==> flow/design.v <==
module MAC_Unit #(parameter WIDTH=32) (
    input logic clk,
    input logic reset,
    input  logic [WIDTH-1:0] a,
    input  logic [WIDTH-1:0] b,
    output logic [WIDTH*2-1:0] result
);
    logic [WIDTH-1:0] a_reg, b_reg;
    logic [WIDTH*2-1:0] mult_result;  
    always_ff@(posedge clk or posedge reset) begin
        if (reset) begin
            a_reg <= '0;
            b_reg <= '0;
            mult_result <= '0;
            result <= '0;
        end else begin
            a_reg <= a;
            b_reg <= b;
            mult_result <= a_reg * b_reg;  
            result <= mult_result + result;  
        end 
    end
endmodule
* From RTL to reports: MAC_Unit
The steps from the RTL of MAC_Unit to its reports follow in flow order.
Lines are those of the file above, counted from 1.
Operators carry their Yosys type and port widths (W data, S select, Z words).
The mark - stands for no value.
- Top :: MAC_Unit
- Clock :: clk
- Cell library :: sky130hd
- Corner :: tt_025C_1v80

* Word level
Yosys after proc, flatten, opt, wreduce and memory -nomap, before mapping. Enables and synchronous resets that opt folds into registers are not counted as muxes. Memory bits, and registers merged into a memory's read port (data or address), are not among the register bits. Print and check cells are not counted. Equal cells are merged and count once.
- Flip-flop bits (word level) :: 192
- Input port bits :: 66
- Output and inout bits :: 64
- Word-level cells :: 6
- Add/subtract/negate cells :: 1
- Multiply operators :: 1
** Operator list (number)
- $mul A32 B32 Y64 :: 1
- $add A64 B64 Y64 :: 1

* Depth
Depth = most cells in a row (Yosys ltp): at word level without a register or memory, in the mapped netlist without a sequential cell, where the memories' decode and read muxes count.
- Depth in word-level cells :: 1
- ABC_AREA :: 0
- Depth in mapped cells :: 30
- Mapped depth without buffers :: 28

* After synthesis
The flow's flattened synthesis, as Yosys stat reports it; memories are mapped. The netlist is that of the ABC_AREA named above (0 if unset); the other value can give another one.
The area totals of this step are shown rounded.
** Cell types
- sky130_fd_sc_hd__fa_1 :: number 897, area in all 1.8E+04 um^2
- sky130_fd_sc_hd__dfrtp_1 :: number 192, area in all 4.8E+03 um^2
- sky130_fd_sc_hd__ha_1 :: number 326, area in all 4.08E+03 um^2
- sky130_fd_sc_hd__and2_1 :: number 637, area in all 3.99E+03 um^2
- sky130_fd_sc_hd__inv_1 :: number 921, area in all 3.46E+03 um^2
- sky130_fd_sc_hd__nand2_1 :: number 500, area in all 1876.8 um^2
- sky130_fd_sc_hd__clkbuf_1 :: number 222, area in all 833.299 um^2
- sky130_fd_sc_hd__xnor2_1 :: number 75, area in all 656.88 um^2
- sky130_fd_sc_hd__a21oi_1 :: number 131, area in all 655.629 um^2
- sky130_fd_sc_hd__a21o_1 :: number 84, area in all 630.605 um^2
- sky130_fd_sc_hd__xor2_1 :: number 49, area in all 429.162 um^2
- sky130_fd_sc_hd__o21ai_0 :: number 50, area in all 250.24 um^2
- sky130_fd_sc_hd__nor2_1 :: number 63, area in all 236.477 um^2
- sky130_fd_sc_hd__o21bai_1 :: number 28, area in all 210.202 um^2
- sky130_fd_sc_hd__a31oi_1 :: number 21, area in all 131.376 um^2
- sky130_fd_sc_hd__o21ai_1 :: number 25, area in all 125.12 um^2
- sky130_fd_sc_hd__nand4_1 :: number 18, area in all 112.608 um^2
- sky130_fd_sc_hd__and3_1 :: number 17, area in all 106.352 um^2
Other cell types: 58; their cells: 176.
- Cell count :: 4432
- Synthesis area :: 42000 um^2
- Area of sequential cells :: 4800 um^2
- Flip-flop cells :: 192
- Buffer cells :: 227

* Worst setup path after synthesis
OpenSTA on the mapped netlist: ideal clock, no wires. The path of least setup slack (recovery checks aside). Input and output delay are each 20% of the period. Register names are those of the netlist, which keeps one name where synthesis merged equal registers.
- Path type :: register to register
- Start :: reg a_reg[20]
- End :: reg mult_result[59]
- Period :: 9000 ps
- Setup time :: 125 ps
- Time at the first pin :: 0 ps
- Data arrival time :: 7091 ps
- Required time :: 8875 ps
- Setup slack :: 1784 ps
- Delay of the path :: 7216 ps
- Driving pins on the path :: 27
- Path buffers :: 2
- Synthesis period reached :: 7216 ps
"delay of the path" is the arrival time less input delay plus setup time.
"driving pins on the path" counts driving pins, that of a launching flip-flop among them; a cell with two outputs on the path counts twice.
"synthesis period reached" = period - worst setup slack (recovery checks aside). The figure is calculated, with input and output delays left at 20% of the set period.
Between the ends stands the longest chain of elaborated cells between them, by number of cells; it is not shown to be the way that was timed. Of several equally long chains one is given.
Each line given opens the expression or statement behind the cell; cells for indexed reads and writes are added by Yosys, which also makes memories of some case tables.
- Cell sequence :: sky130_fd_sc_hd__dfrtp_1 sky130_fd_sc_hd__clkbuf_1 sky130_fd_sc_hd__and2_1 sky130_fd_sc_hd__fa_1 sky130_fd_sc_hd__fa_1 sky130_fd_sc_hd__inv_1 sky130_fd_sc_hd__fa_1 sky130_fd_sc_hd__fa_1 sky130_fd_sc_hd__inv_1 sky130_fd_sc_hd__fa_1 sky130_fd_sc_hd__fa_1 sky130_fd_sc_hd__fa_1 sky130_fd_sc_hd__inv_1 sky130_fd_sc_hd__fa_1 sky130_fd_sc_hd__inv_1 sky130_fd_sc_hd__ha_1 sky130_fd_sc_hd__buf_2 sky130_fd_sc_hd__a21oi_1 sky130_fd_sc_hd__o21ai_1 sky130_fd_sc_hd__nor2_1 sky130_fd_sc_hd__a21oi_1 sky130_fd_sc_hd__o41ai_4 sky130_fd_sc_hd__o41ai_2 sky130_fd_sc_hd__a211oi_2 sky130_fd_sc_hd__o21ai_1 sky130_fd_sc_hd__a221oi_2 sky130_fd_sc_hd__xnor2_1
- Cells in the longest elaborated chain :: 1
- Elaborated cells between the ends (all ways) :: 1
- Source lines of those cells :: 1
- Classes of those cells :: mul: 1
** RTL lines, path after synthesis
- start: declaration :: RTL line 8 : logic [WIDTH-1:0] a_reg, b_reg;
- start: assignment :: RTL line 12 : a_reg <= '0;
- start: assignment :: RTL line 17 : a_reg <= a;
- $mul A32 B32 Y64 :: RTL line 19 : mult_result <= a_reg * b_reg;
- end: assignment :: RTL line 14 : mult_result <= '0;
- end: assignment :: RTL line 19
- end: declaration :: RTL line 9 : logic [WIDTH*2-1:0] mult_result;

* Worst path after layout
From the final timing report of stored run 1: the path of least setup slack in the routed layout; clock arrival at registers is part of the times.
The path's times are printed in steps of 10 ps; the period is the one set.
- Path type :: register to register
- Start :: reg a_reg[14]
- End :: reg mult_result[63]
- Period :: 9190 ps
- Setup time :: 70 ps
- Time at the first pin :: 560 ps
- Data arrival time :: 9160 ps
- Required time :: 9680 ps
- Setup slack :: 530 ps
- Driving pins on the path :: 28
- Path buffers :: 2
Between the ends stands the longest chain of elaborated cells between them, by number of cells; it is not shown to be the way that was timed. Of several equally long chains one is given.
- Cell sequence :: sky130_fd_sc_hd__dfrtp_1 sky130_fd_sc_hd__buf_4 sky130_fd_sc_hd__nand2_1 sky130_fd_sc_hd__fa_1 sky130_fd_sc_hd__fa_1 sky130_fd_sc_hd__inv_1 sky130_fd_sc_hd__fa_1 sky130_fd_sc_hd__inv_1 sky130_fd_sc_hd__fa_1 sky130_fd_sc_hd__inv_1 sky130_fd_sc_hd__fa_1 sky130_fd_sc_hd__fa_1 sky130_fd_sc_hd__inv_1 sky130_fd_sc_hd__fa_1 sky130_fd_sc_hd__fa_1 sky130_fd_sc_hd__inv_1 sky130_fd_sc_hd__ha_1 sky130_fd_sc_hd__a21oi_1 sky130_fd_sc_hd__o21bai_1 sky130_fd_sc_hd__a221o_1 sky130_fd_sc_hd__a221oi_1 sky130_fd_sc_hd__o41ai_2 sky130_fd_sc_hd__a21boi_1 sky130_fd_sc_hd__buf_4 sky130_fd_sc_hd__o211ai_1 sky130_fd_sc_hd__a31o_1 sky130_fd_sc_hd__a21oi_1 sky130_fd_sc_hd__xnor2_1
- Cells in the longest elaborated chain :: 1
- Elaborated cells between the ends (all ways) :: 1
- Source lines of those cells :: 1
- Classes of those cells :: mul: 1
** RTL lines, path after layout
- start: declaration :: RTL line 8 : logic [WIDTH-1:0] a_reg, b_reg;
- start: assignment :: RTL line 12 : a_reg <= '0;
- start: assignment :: RTL line 17 : a_reg <= a;
- $mul A32 B32 Y64 :: RTL line 19 : mult_result <= a_reg * b_reg;
- end: assignment :: RTL line 14 : mult_result <= '0;
- end: assignment :: RTL line 19
- end: declaration :: RTL line 9 : logic [WIDTH*2-1:0] mult_result;

Subject: MAC_Unit on sky130hd, stored results

Hello all,

Record of 4 stored runs of the RTL-to-layout flow on MAC_Unit, platform sky130hd. The runs are unordered. Constraints: input delay and output delay 20% of the set period each, output load 0.01 pF.
"clock period achieved": clock period set for the run, less the worst setup slack. It is reckoned from that one timing run; input and output delays stay at 20% of the period that was set.
"time on the worst setup path" means the part of the period allowed to the worst setup path (the constraints hold back 20% at inputs and 20% at outputs) less its slack; where the path has registers, the arrival times of their clocks count too.
"time on the worst setup path" is known to 10 ps.
Values from the reports are rounded here.

** Stored run 1
- Settings :: ABC_AREA=0; CAP_MARGIN=5; CELL_PAD_IN_SITES_DETAIL_PLACEMENT=2; CELL_PAD_IN_SITES_GLOBAL_PLACEMENT=1; CORE_ASPECT_RATIO=0.93; CORE_MARGIN=6; CTS_CLUSTER_DIAMETER=249; PLACE_DENSITY_LB_ADDON=0.1; SLEW_MARGIN=35; TNS_END_PERCENT=25; period_ns=9.19; CORE_UTILIZATION=40
- Cell area after synthesis :: 42000 um^2
- Overall die area :: 113000 um^2
- Standard-cell area after layout :: 45700 um^2
- Utilization :: 0.439
- Worst slack on setup checks :: 527 ps
- Final setup TNS :: 0 ps
- Worst-case hold slack :: 479 ps
- Clock period achieved :: 8663 ps
- Time on the worst setup path :: 8660 ps
- Worst setup path type :: register to register

** Stored run 2
- Settings :: CAP_MARGIN=15; CORE_MARGIN=3; CORE_UTILIZATION=54; MIN_ROUTING_LAYER=met2; PLACE_DENSITY_LB_ADDON=0.0; SETUP_SLACK_MARGIN=2.65; TNS_END_PERCENT=60; period_ns=13.8; SLEW_MARGIN=20
- Cell area after synthesis :: 42000 um^2
- Overall die area :: 81100 um^2
- Standard-cell area after layout :: 44700 um^2
- Utilization :: 0.585
- Worst slack on setup checks :: 5010 ps
- Final setup TNS :: 0 ps
- Worst-case hold slack :: 486 ps
- Clock period achieved :: 8789 ps
- Time on the worst setup path :: 8790 ps
- Worst setup path type :: register to register

** Stored run 3
- Settings :: ABC_AREA=1; CAP_MARGIN=35; CELL_PAD_IN_SITES_DETAIL_PLACEMENT=1; CELL_PAD_IN_SITES_GLOBAL_PLACEMENT=3; CORE_ASPECT_RATIO=1.28; CORE_MARGIN=10; CORE_UTILIZATION=52; CTS_CLUSTER_DIAMETER=354; CTS_CLUSTER_SIZE=29; GPL_ROUTABILITY_DRIVEN=0; GPL_TIMING_DRIVEN=1; HOLD_SLACK_MARGIN=-0.02; MAX_ROUTING_LAYER=met5; MIN_ROUTING_LAYER=met2; PLACE_DENSITY_LB_ADDON=0.01; SETUP_SLACK_MARGIN=1.01; SLEW_MARGIN=40; TNS_END_PERCENT=80; period_ns=10.1
- Outcome :: did not finish, placement stopped with FLW-0024

** Stored run 4
- Settings :: ABC_AREA=0; CAP_MARGIN=5; CELL_PAD_IN_SITES_DETAIL_PLACEMENT=0; CELL_PAD_IN_SITES_GLOBAL_PLACEMENT=1; CORE_ASPECT_RATIO=0.93; CORE_MARGIN=6; CTS_CLUSTER_DIAMETER=249; MAX_ROUTING_LAYER=met4; PLACE_DENSITY_LB_ADDON=0.1; SLEW_MARGIN=35; TNS_END_PERCENT=25; period_ns=9.19; CORE_UTILIZATION=40
- Cell area after synthesis :: 42000 um^2
- Overall die area :: 113000 um^2
- Standard-cell area after layout :: 45700 um^2
- Utilization :: 0.44
- Worst slack on setup checks :: 695 ps
- Final setup TNS :: 0 ps
- Worst-case hold slack :: 473 ps
- Clock period achieved :: 8495 ps
- Time on the worst setup path :: 8490 ps
- Worst setup path type :: register to register

Thanks
